==> flow/design.v <==
module fir #(
    parameter TAPS = 32,
    parameter DECIMATION = 8,
    parameter DATA_SIZE = 32,
    parameter [TAPS*DATA_SIZE-1:0] GLOBAL_COEFF = '0,
    parameter UNROLL = 16
) (
    input   logic clock,
    input   logic reset,
    input   logic [DATA_SIZE-1:0] x_in,   
    output   logic x_rd_en,
    input  logic x_empty,
    output  logic y_wr_en,
    input   logic y_out_full,
    output  logic [DATA_SIZE-1:0] y_out 
);
typedef enum logic[2:0] {
    INIT, 
    COMPUTE, 
    WRITE
} state_t;
state_t state, next_state;
logic [0:TAPS-1] [DATA_SIZE-1:0] shift_reg;
logic [0:TAPS-1][DATA_SIZE-1:0] shift_reg_c;
logic [$clog2(DECIMATION)-1:0] decimation_counter, decimation_counter_c;
logic [$clog2(TAPS)-1:0] taps_counter, taps_counter_c;
logic [0:UNROLL-1][DATA_SIZE-1:0] tap_value, tap_value_c;
logic signed [0:UNROLL-1][DATA_SIZE-1:0] product, product_c;
logic [0:UNROLL-1][DATA_SIZE-1:0] y_sum, y_sum_c; 
logic last_cycle, last_cycle_c;
logic [$clog2(TAPS)-1:0] coefficient_counter, coefficient_counter_c;
logic [DATA_SIZE-1:0] total_sum;
logic [0:TAPS-1][DATA_SIZE-1:0] coeff;
assign coeff = GLOBAL_COEFF;
function logic signed [DATA_SIZE-1:0] DEQUANTIZE(logic signed [DATA_SIZE-1:0] val);
    if (val < 0) begin
        DEQUANTIZE = DATA_SIZE'(-(-val >>> 10));
    end else begin
        DEQUANTIZE = DATA_SIZE'(val >>> 10);
    end
endfunction
always_ff @(posedge clock or posedge reset) begin
    if (reset == 1'b1) begin
        state <= INIT;       
        product <= '0;
        last_cycle <= '0;
        coefficient_counter <= '0;
        taps_counter <= '0;        
        decimation_counter <= '0;       
        y_sum <= '0;
        tap_value <= '0;
        shift_reg <= '0;
    end else begin
        taps_counter <= taps_counter_c;
        coefficient_counter <= coefficient_counter_c;
        shift_reg <= shift_reg_c;
        state <= next_state;  
        y_sum <= y_sum_c;
        tap_value <= tap_value_c;
        product <= product_c;
        last_cycle <= last_cycle_c;        
        decimation_counter <= decimation_counter_c;
    end
end
always_comb begin
    next_state = state;
    x_rd_en = 1'b0;
    y_wr_en = 1'b0;
    decimation_counter_c = decimation_counter;
    shift_reg_c = shift_reg;
    taps_counter_c = taps_counter;
    y_sum_c = y_sum;
    tap_value_c = tap_value;
    product_c = product;
    last_cycle_c = last_cycle;
    coefficient_counter_c = coefficient_counter;
    total_sum = '0;
    y_out = '0;
    case(state)
        INIT: begin
            if (x_empty == 1'b0) begin
                x_rd_en = 1'b1;
                shift_reg_c[1:TAPS-1] = shift_reg[0:TAPS-2];
                shift_reg_c[0] = x_in;
                decimation_counter_c = decimation_counter + 1'b1;
                if (decimation_counter == DECIMATION - 1) begin
                    next_state = COMPUTE;
                    for (int i = 0; i < UNROLL; i++) begin
                        tap_value_c[i] = shift_reg_c[i];
                    end  
                    taps_counter_c = taps_counter + UNROLL;
                end else begin
                    next_state = INIT;
                end
            end
        end
        COMPUTE: begin
            if (last_cycle == 1'b0) begin
                for (int i = 0; i < UNROLL; i++) begin 
                    product_c[i] = $signed(tap_value[i]) * $signed(coeff[TAPS-coefficient_counter-i-1]);
                end
                if (taps_counter != UNROLL) begin
                    for (int i = 0; i < UNROLL; i++) begin
                        y_sum_c[i] = $signed(y_sum[i]) + DEQUANTIZE(product[i]);
                    end
                end
                taps_counter_c = taps_counter + UNROLL;
                coefficient_counter_c = coefficient_counter + UNROLL;
                for (int i = 0; i < UNROLL; i++)
                    tap_value_c[i] = shift_reg[taps_counter+i];
                if (taps_counter == 0) begin
                    last_cycle_c = 1'b1;
                end
            end else begin
                for (int i = 0; i < UNROLL; i++) begin
                    y_sum_c[i] = $signed(y_sum[i]) + DEQUANTIZE(product[i]);
                end  
                last_cycle_c = 1'b0;
                next_state = WRITE;
            end            
        end
        WRITE: begin
            if (y_out_full == 1'b0) begin
                y_wr_en = 1'b1;
                total_sum = '0;
                for (int i = 0; i < UNROLL; i++) begin
                    total_sum = $signed(total_sum) + $signed(y_sum[i]);
                end
                y_out = total_sum;
                taps_counter_c = '0;
                coefficient_counter_c = '0;
                decimation_counter_c = '0;
                y_sum_c = '0;
                next_state = INIT;
            end
        end
        default: begin
            next_state = INIT;
            x_rd_en = 1'bx;
            y_wr_en = 1'bx;
            y_out = 'x;
            decimation_counter_c = 'x;
            taps_counter_c = 'x;
            y_sum_c = 'x;
            shift_reg_c = 'x;
            product_c = 'x;
            last_cycle_c = 'x;
            coefficient_counter_c = 'x;
            tap_value_c = 'x;
        end
    endcase
end
endmodule
module fm_lpr_fir (
    input  logic        clock,
    input  logic        reset,
    input  logic [31:0] x_in,
    output logic        x_rd_en,
    input  logic        x_empty,
    output logic [31:0] y_out,
    input  logic        y_out_full,
    output logic        y_wr_en
);
localparam AUDIO_LPR_COEFF_TAPS = 32;
localparam [AUDIO_LPR_COEFF_TAPS*32-1:0] AUDIO_LPR_COEFFS = {
    32'hfffffffd, 32'hfffffffa, 32'hfffffff4, 32'hffffffed, 32'hffffffe5, 32'hffffffdf, 32'hffffffe2, 32'hfffffff3,
    32'h00000015, 32'h0000004e, 32'h0000009b, 32'h000000f9, 32'h0000015d, 32'h000001be, 32'h0000020e, 32'h00000243,
    32'h00000243, 32'h0000020e, 32'h000001be, 32'h0000015d, 32'h000000f9, 32'h0000009b, 32'h0000004e, 32'h00000015,
    32'hfffffff3, 32'hffffffe2, 32'hffffffdf, 32'hffffffe5, 32'hffffffed, 32'hfffffff4, 32'hfffffffa, 32'hfffffffd
};
fir #(
    .TAPS(AUDIO_LPR_COEFF_TAPS),
    .DECIMATION(8),
    .DATA_SIZE(32),
    .GLOBAL_COEFF(AUDIO_LPR_COEFFS),
    .UNROLL(4)
) fir_lpr_inst (
    .clock(clock),
    .reset(reset),
    .x_in(x_in),
    .x_rd_en(x_rd_en),
    .x_empty(x_empty),
    .y_out(y_out),
    .y_out_full(y_out_full),
    .y_wr_en(y_wr_en)
);
endmodule
; ---- From RTL to reports: fm_lpr_fir
; Tool output for the design above before and after an edit, in the order of the flow.
; "before" refers to lines of the RTL above, "after" to lines of the edited file.
; "change": "after" minus "before" as printed here. "rel_change_pct": 100 x difference / "before".
; Operators: Yosys type, input widths -> output width; for muxes data width and select width s.
; Cell names lack the library's common part.
; Not given: n/a
[inputs]
design = fm_lpr_fir
clock_port = clock
library = sky130hd
lib_corner = tt_025C_1v80

; ---- Diff
; Unified diff, file above to edited file.
; This change comes from a script, not from a designer. The edited design behaves differently; no optimisation was intended.
; begin of diff
@@ -155,5 +155,5 @@
     input  logic        clock,
     input  logic        reset,
-    input  logic [31:0] x_in,
+    input  logic [31:0] x_in_pin,
     output logic        x_rd_en,
     input  logic        x_empty,
@@ -162,4 +162,6 @@
     output logic        y_wr_en
 );
+reg [31:0] x_in;
+always @(posedge clock) x_in <= x_in_pin;
 localparam AUDIO_LPR_COEFF_TAPS = 32;
 localparam [AUDIO_LPR_COEFF_TAPS*32-1:0] AUDIO_LPR_COEFFS = {
; end of diff

; ---- Word-level counts
; Source: Yosys, flattened and elaborated, memories not mapped. Widths are those after wreduce. Registers that Yosys merges into a memory's read port (data or address) are not register bits. Print and check cells do not count. Equal cells are merged and count once.
[word_totals]
columns = element, before, after, change, rel_change_pct
row1 = ff_bits, 1425, 1457, 32, 2.25
row2 = out_inout_bits, 34, 34, 0, 0.00
row3 = elab_cells, 168, 169, 1, 0.60
[op_classes]
columns = element, before, after, change, rel_change_pct
row1 = n_addsub, 40, 40, 0, 0.00
row2 = n_mul, 4, 4, 0, 0.00
row3 = compare, 4, 4, 0, 0.00
row4 = eq_ne, 10, 10, 0, 0.00
row5 = shifts, 8, 8, 0, 0.00
row6 = muxes, 75, 75, 0, 0.00
row7 = bitwise, 5, 5, 0, 0.00
row8 = reduce_logical, 13, 13, 0, 0.00
; Unchanged operator kinds not shown: 44.

; ---- Depth
; Yosys ltp: most cells in a row. Word level: on the elaborated netlist, between registers, memories and ports. Mapped: between sequential cells and ports; inverters and the memories' decode and read muxes count.
[logic_depth]
columns = element, before, after, change, rel_change_pct
row1 = ltp_word, 10, 10, 0, 0.00
row2 = abc_area, 0, 0, n/a, n/a
row3 = ltp_mapped, 41, 42, 1, 2.44
row4 = mapped_depth_nobuf, 37, 39, 2, 5.41

; ---- Netlist
; Yosys stat after the flow's synthesis: flattened, memories mapped to cells. It holds for the ABC_AREA given above (unset counts as 0); a run with the other value may have another netlist.
[mapped]
columns = element, before, after, change, rel_change_pct
row1 = mapped_cells, 14106, 14074, -32, -0.23
row2 = synth_area_um2, 127343.4, 127628.7, 285.3, 0.22
row3 = ff_cells, 1421, 1453, 32, 2.25
[by_type]
columns = cell, before, after, change, rel_change_pct
row1 = nor2b_1, 69, 35, -34, -49.28
row2 = and3_1, 64, 98, 34, 53.12
row3 = dfxtp_1, 0, 32, 32, n/a
row4 = a21o_1, 85, 112, 27, 31.76
row5 = nand2_1, 4443, 4419, -24, -0.54
row6 = and2_1, 550, 527, -23, -4.18
row7 = xor2_1, 171, 149, -22, -12.87
row8 = xnor2_1, 343, 364, 21, 6.12
row9 = a21oi_1, 454, 435, -19, -4.19
row10 = nor3_1, 75, 63, -12, -16.00
row11 = a22o_1, 12, 24, 12, 100.00
row12 = o21a_1, 30, 41, 11, 36.67
row13 = o211ai_1, 18, 9, -9, -50.00
row14 = mux2i_1, 46, 54, 8, 17.39
row15 = o21bai_1, 32, 40, 8, 25.00
row16 = buf_1, 76, 69, -7, -9.21
row17 = or3_1, 34, 27, -7, -20.59
row18 = a2111oi_0, 5, 12, 7, 140.00
; Unchanged cell types not shown: 15.
; Not every row of either side is listed.
; The figures by module come from a second, unflattened synthesis with its own total; it is not the netlist above.
[unflattened]
columns = element, before, after, change, rel_change_pct
row1 = cells_unflattened, 13993, 14076, 83, 0.59
row2 = area_unflattened_um2, 126422.5, 127579.9, 1157.4, 0.92
; Rows give one instance, submodules left out.
[by_module_before]
columns = module, n_inst, n_cells, mod_area_um2, seq_area_um2
row1 = fir, 1, 13993, 126422.5, 35560.4
row2 = fm_lpr_fir, 1, 0, 0.0, 0.0
[by_module_after]
columns = module, n_inst, n_cells, mod_area_um2, seq_area_um2
row1 = fir, 1, 14044, 126939.2, 35560.4
row2 = fm_lpr_fir, 1, 32, 640.6, 640.6

; ---- Timing after synthesis
; Path of least setup slack by OpenSTA after synthesis, without wires, with an ideal clock, recovery checks aside; 20% of the period is set as input and as output delay. Where synthesis merged equal registers, the netlist keeps one of their names.
[synth_path]
columns = element, before, after, change, rel_change_pct
row1 = path_type, reg2reg, reg2reg, n/a, n/a
row2 = from, reg fir_lpr_inst.coefficient_counter[2], reg fir_lpr_inst.coefficient_counter[2], n/a, n/a
row3 = to, reg (no name shown), reg (no name shown), n/a, n/a
row4 = clock_period_ps, 12000, 12000, 0, 0.00
row5 = setup_time_ps, 133, 133, 0, n/a
row6 = launch_ps, 0, 0, 0, n/a
row7 = t_arrival_ps, 10062, 9501, -561, -5.58
row8 = required_time_ps, 11867, 11867, 0, 0.00
row9 = setup_slack_ps, 1804, 2366, 562, n/a
row10 = path_delay_ps, 10195, 9634, -561, -5.50
row11 = path_stages, 40, 36, -4, -10.00
row12 = synth_period_reached_ps, 10196, 9634, -562, -5.51
; "path_delay_ps" = arrival - input delay + setup time.
; "path_stages": output pins that drive a net of the path, with the launching flip-flop's if there is one; two outputs of one cell count as two.
; "synth_period_reached_ps" is the clock period less the worst setup slack; recovery checks do not enter. This is arithmetic on one report: input and output delays are still those of the set period (20% each).
; The rows between start and end are the longest chain of elaborated cells between them; the timing report does not say that the signal goes this way. Where chains are equally long, one stands for them.
; A line is the first line of the expression or statement that the cell stems from. Yosys adds cells for indexed reads and writes and turns some case tables into memories.
[synth_between_before]
path_cell_list = dfrtp_1 -> clkbuf_1 -> inv_1 -> clkbuf_1 -> ha_1 -> inv_1 -> ha_1 -> clkbuf_1 -> xor3_1 -> clkbuf_1 -> a221oi_1 -> a21boi_0 -> clkbuf_1 -> clkbuf_1 -> nand2_1 -> fa_1 -> inv_1 -> fa_1 -> [4 not listed] -> inv_1 -> fa_1 -> fa_1 -> inv_1 -> fa_1 -> inv_1 -> ha_1 -> clkbuf_1 -> a21o_1 -> a21o_1 -> a21oi_1 -> nand2_1 -> o211ai_1 -> a31oi_1 -> a211o_1 -> a21oi_1 -> xnor2_1 -> o21ai_0
elab_chain_len = 8
cone_cells = 8
lines_between = 3
cone_classes = add/sub: 4; mul: 1; shift: 1; mux: 2
[synth_lines_before]
columns = element, line
row1 = "start, declared", 31  ; logic [$clog2(TAPS)-1:0] coefficient_counter, coefficient_counter_c;
row2 = "start, assigned", 47  ; coefficient_counter <= '0;
row3 = "start, assigned", 55  ; coefficient_counter <= coefficient_counter_c;
row4 = $sub 6x5->7, 100
row5 = $sub 27x2->27, 100
row6 = $sub 27x1->27, 100
row7 = $sub 5x27->27, 100
row8 = $shiftx 1024x32->32, 100
row9 = $mul 32x32->32, 100
row10 = $mux 32, 98  ; if (last_cycle == 1'b0) begin
row11 = $mux 128, 79  ; case(state)
row12 = "end, assigned", 45
row13 = "end, assigned", 60
row14 = "end, declared", 28
[synth_between_after]
path_cell_list = dfrtp_1 -> inv_1 -> clkbuf_1 -> ha_1 -> buf_2 -> xor2_1 -> xor2_1 -> o21a_1 -> a21oi_1 -> a21boi_0 -> clkbuf_1 -> clkbuf_1 -> nand2_1 -> fa_1 -> inv_1 -> fa_1 -> fa_1 -> fa_1 -> fa_1 -> inv_1 -> fa_1 -> fa_1 -> fa_1 -> inv_1 -> ha_1 -> a21o_1 -> a21o_1 -> a21o_1 -> a221oi_1 -> o21ai_0 -> a31o_2 -> a21o_1 -> a21oi_1 -> a21oi_1 -> xnor2_1 -> o21ai_0
elab_chain_len = 8
cone_cells = 8
lines_between = 3
cone_classes = add/sub: 4; mul: 1; shift: 1; mux: 2
[synth_lines_after]
columns = element, line
row1 = "start, declared", 31  ; logic [$clog2(TAPS)-1:0] coefficient_counter, coefficient_counter_c;
row2 = "start, assigned", 47  ; coefficient_counter <= '0;
row3 = "start, assigned", 55  ; coefficient_counter <= coefficient_counter_c;
row4 = $sub 6x5->7, 100
row5 = $sub 27x2->27, 100
row6 = $sub 27x1->27, 100
row7 = $sub 5x27->27, 100
row8 = $shiftx 1024x32->32, 100
row9 = $mul 32x32->32, 100
row10 = $mux 32, 98  ; if (last_cycle == 1'b0) begin
row11 = $mux 128, 79  ; case(state)
row12 = "end, assigned", 45
row13 = "end, assigned", 60
row14 = "end, declared", 28

; ---- Timing after layout
; From the final timing report of each run of pair A: the path of least setup slack in the routed layout; clock arrival at registers is part of the times.
; The report prints the path's times to 10 ps; the period is as set.
[layout_path]
columns = element, before, after, change, rel_change_pct
row1 = path_type, reg2reg, reg2reg, n/a, n/a
row2 = from, reg fir_lpr_inst.coefficient_counter[2], reg fir_lpr_inst.coefficient_counter[2], n/a, n/a
row3 = to, reg (no name shown), reg (no name shown), n/a, n/a
row4 = clock_period_ps, 12000, 12000, 0, 0.00
row5 = setup_time_ps, 60, 160, 100, n/a
row6 = launch_ps, 830, 810, -20, -2.41
row7 = t_arrival_ps, 11670, 11800, 130, 1.11
row8 = required_time_ps, 12760, 12690, -70, -0.55
row9 = setup_slack_ps, 1090, 900, -190, n/a
row10 = path_stages, 34, 35, 1, 2.94
; The rows between start and end are the longest chain of elaborated cells between them; the timing report does not say that the signal goes this way. Where chains are equally long, one stands for them.
[layout_between_before]
path_cell_list = dfrtp_1 -> inv_1 -> ha_1 -> inv_1 -> ha_1 -> inv_1 -> xnor2_1 -> o21ai_0 -> a211oi_2 -> and2_1 -> fa_1 -> fa_1 -> fa_1 -> inv_1 -> fa_1 -> inv_1 -> fa_1 -> inv_1 -> fa_1 -> inv_1 -> fa_1 -> fa_1 -> ha_1 -> nand2_1 -> nor2_1 -> nand2_1 -> o311ai_0 -> nand2_1 -> o211ai_1 -> a21oi_1 -> o21bai_1 -> a21oi_1 -> or4b_2 -> nand3_1
elab_chain_len = 8
cone_cells = 8
lines_between = 3
cone_classes = add/sub: 4; mul: 1; shift: 1; mux: 2
[layout_lines_before]
columns = element, line
row1 = "start, declared", 31  ; logic [$clog2(TAPS)-1:0] coefficient_counter, coefficient_counter_c;
row2 = "start, assigned", 47  ; coefficient_counter <= '0;
row3 = "start, assigned", 55  ; coefficient_counter <= coefficient_counter_c;
row4 = $sub 6x5->7, 100
row5 = $sub 27x1->27 (2 in a row), 100
row6 = $sub 5x27->27, 100
row7 = $shiftx 1024x32->32, 100
row8 = $mul 32x32->32, 100
row9 = $mux 32, 98  ; if (last_cycle == 1'b0) begin
row10 = $mux 128, 79  ; case(state)
row11 = "end, assigned", 45
row12 = "end, assigned", 60
row13 = "end, declared", 28
[layout_between_after]
path_cell_list = dfrtp_2 -> inv_1 -> ha_1 -> xor2_1 -> nor2_1 -> nor2_1 -> nand2_1 -> o21a_1 -> nor2_2 -> and2_1 -> fa_1 -> fa_1 -> inv_1 -> fa_1 -> fa_1 -> fa_1 -> inv_1 -> ha_1 -> fa_1 -> inv_1 -> fa_1 -> inv_1 -> ha_1 -> a21o_1 -> a21o_1 -> a2111oi_0 -> o32ai_1 -> o2111ai_1 -> nand4b_1 -> a21oi_1 -> o21ai_0 -> a31oi_1 -> o21ai_0 -> xnor3_1 -> o21ai_0
elab_chain_len = 7
cone_cells = 7
lines_between = 3
cone_classes = add/sub: 3; mul: 1; shift: 1; mux: 2
[layout_lines_after]
columns = element, line
row1 = "start, declared", 31  ; logic [$clog2(TAPS)-1:0] coefficient_counter, coefficient_counter_c;
row2 = "start, assigned", 47  ; coefficient_counter <= '0;
row3 = "start, assigned", 55  ; coefficient_counter <= coefficient_counter_c;
row4 = $sub 6x5->7, 100
row5 = $sub 27x1->27, 100
row6 = $sub 5x27->27, 100
row7 = $shiftx 1024x32->32, 100
row8 = $mul 32x32->32, 100
row9 = $mux 32, 98  ; if (last_cycle == 1'b0) begin
row10 = $mux 128, 79  ; case(state)
row11 = "end, assigned", 45
row12 = "end, assigned", 60
row13 = "end, declared", 28

; ---- Flow runs
; Both versions went through the flow (Yosys, OpenROAD) with the same settings in each pair. Constraints: input delay and output delay 20% of the set period each, output load 0.01 pF.
[settings_pair_A]
CORE_UTILIZATION = 40
period_ns = 12.0
CAP_MARGIN = 20
CORE_MARGIN = 2
SLEW_MARGIN = 20
[results_pair_A]
columns = element, before, after, change, rel_change_pct
row1 = post_synth_area_um2, 127343.4, 127628.7, 285.3, 0.22
row2 = dieArea_um2, 322885.0, 323607.0, 722.0, 0.22
row3 = finalCellArea_um2, 137880.0, 138422.0, 542.0, 0.39
row4 = layout_utilization_frac, 0.435, 0.436, 0.001, n/a
row5 = final_setup_ws_ps, 1089, 897, -192, n/a
row6 = timing.setup.tns_ps, 0, 0, 0, n/a
row7 = hold_ws_ps, 448, 429, -19, n/a
row8 = clock_period_reached_ps, 10911, 11103, 192, 1.76
[settings_pair_B]
ABC_AREA = 1
CAP_MARGIN = 0
CELL_PAD_IN_SITES_DETAIL_PLACEMENT = 0
CORE_UTILIZATION = 47
CTS_CLUSTER_DIAMETER = 196
CTS_CLUSTER_SIZE = 64
PLACE_DENSITY_LB_ADDON = 0.23
SETUP_SLACK_MARGIN = 2.19
SLEW_MARGIN = 10
period_ns = 8.72
CORE_MARGIN = 2
[results_pair_B]
columns = element, before, after, change, rel_change_pct
row1 = post_synth_area_um2, 128508.2, 129344.1, 835.9, 0.65
row2 = dieArea_um2, 277618.0, 279413.0, 1795.0, 0.65
row3 = finalCellArea_um2, 139047.0, 141887.0, 2840.0, 2.04
row4 = layout_utilization_frac, 0.512, 0.519, 0.007, n/a
row5 = final_setup_ws_ps, 433, 473, 40, n/a
row6 = timing.setup.tns_ps, 0, 0, 0, n/a
row7 = hold_ws_ps, 495, 496, 1, n/a
row8 = clock_period_reached_ps, 8287, 8247, -40, -0.48
; "clock_period_reached_ps" = clock period - worst setup slack. The figure is calculated, with input and output delays left at 20% of the set period.
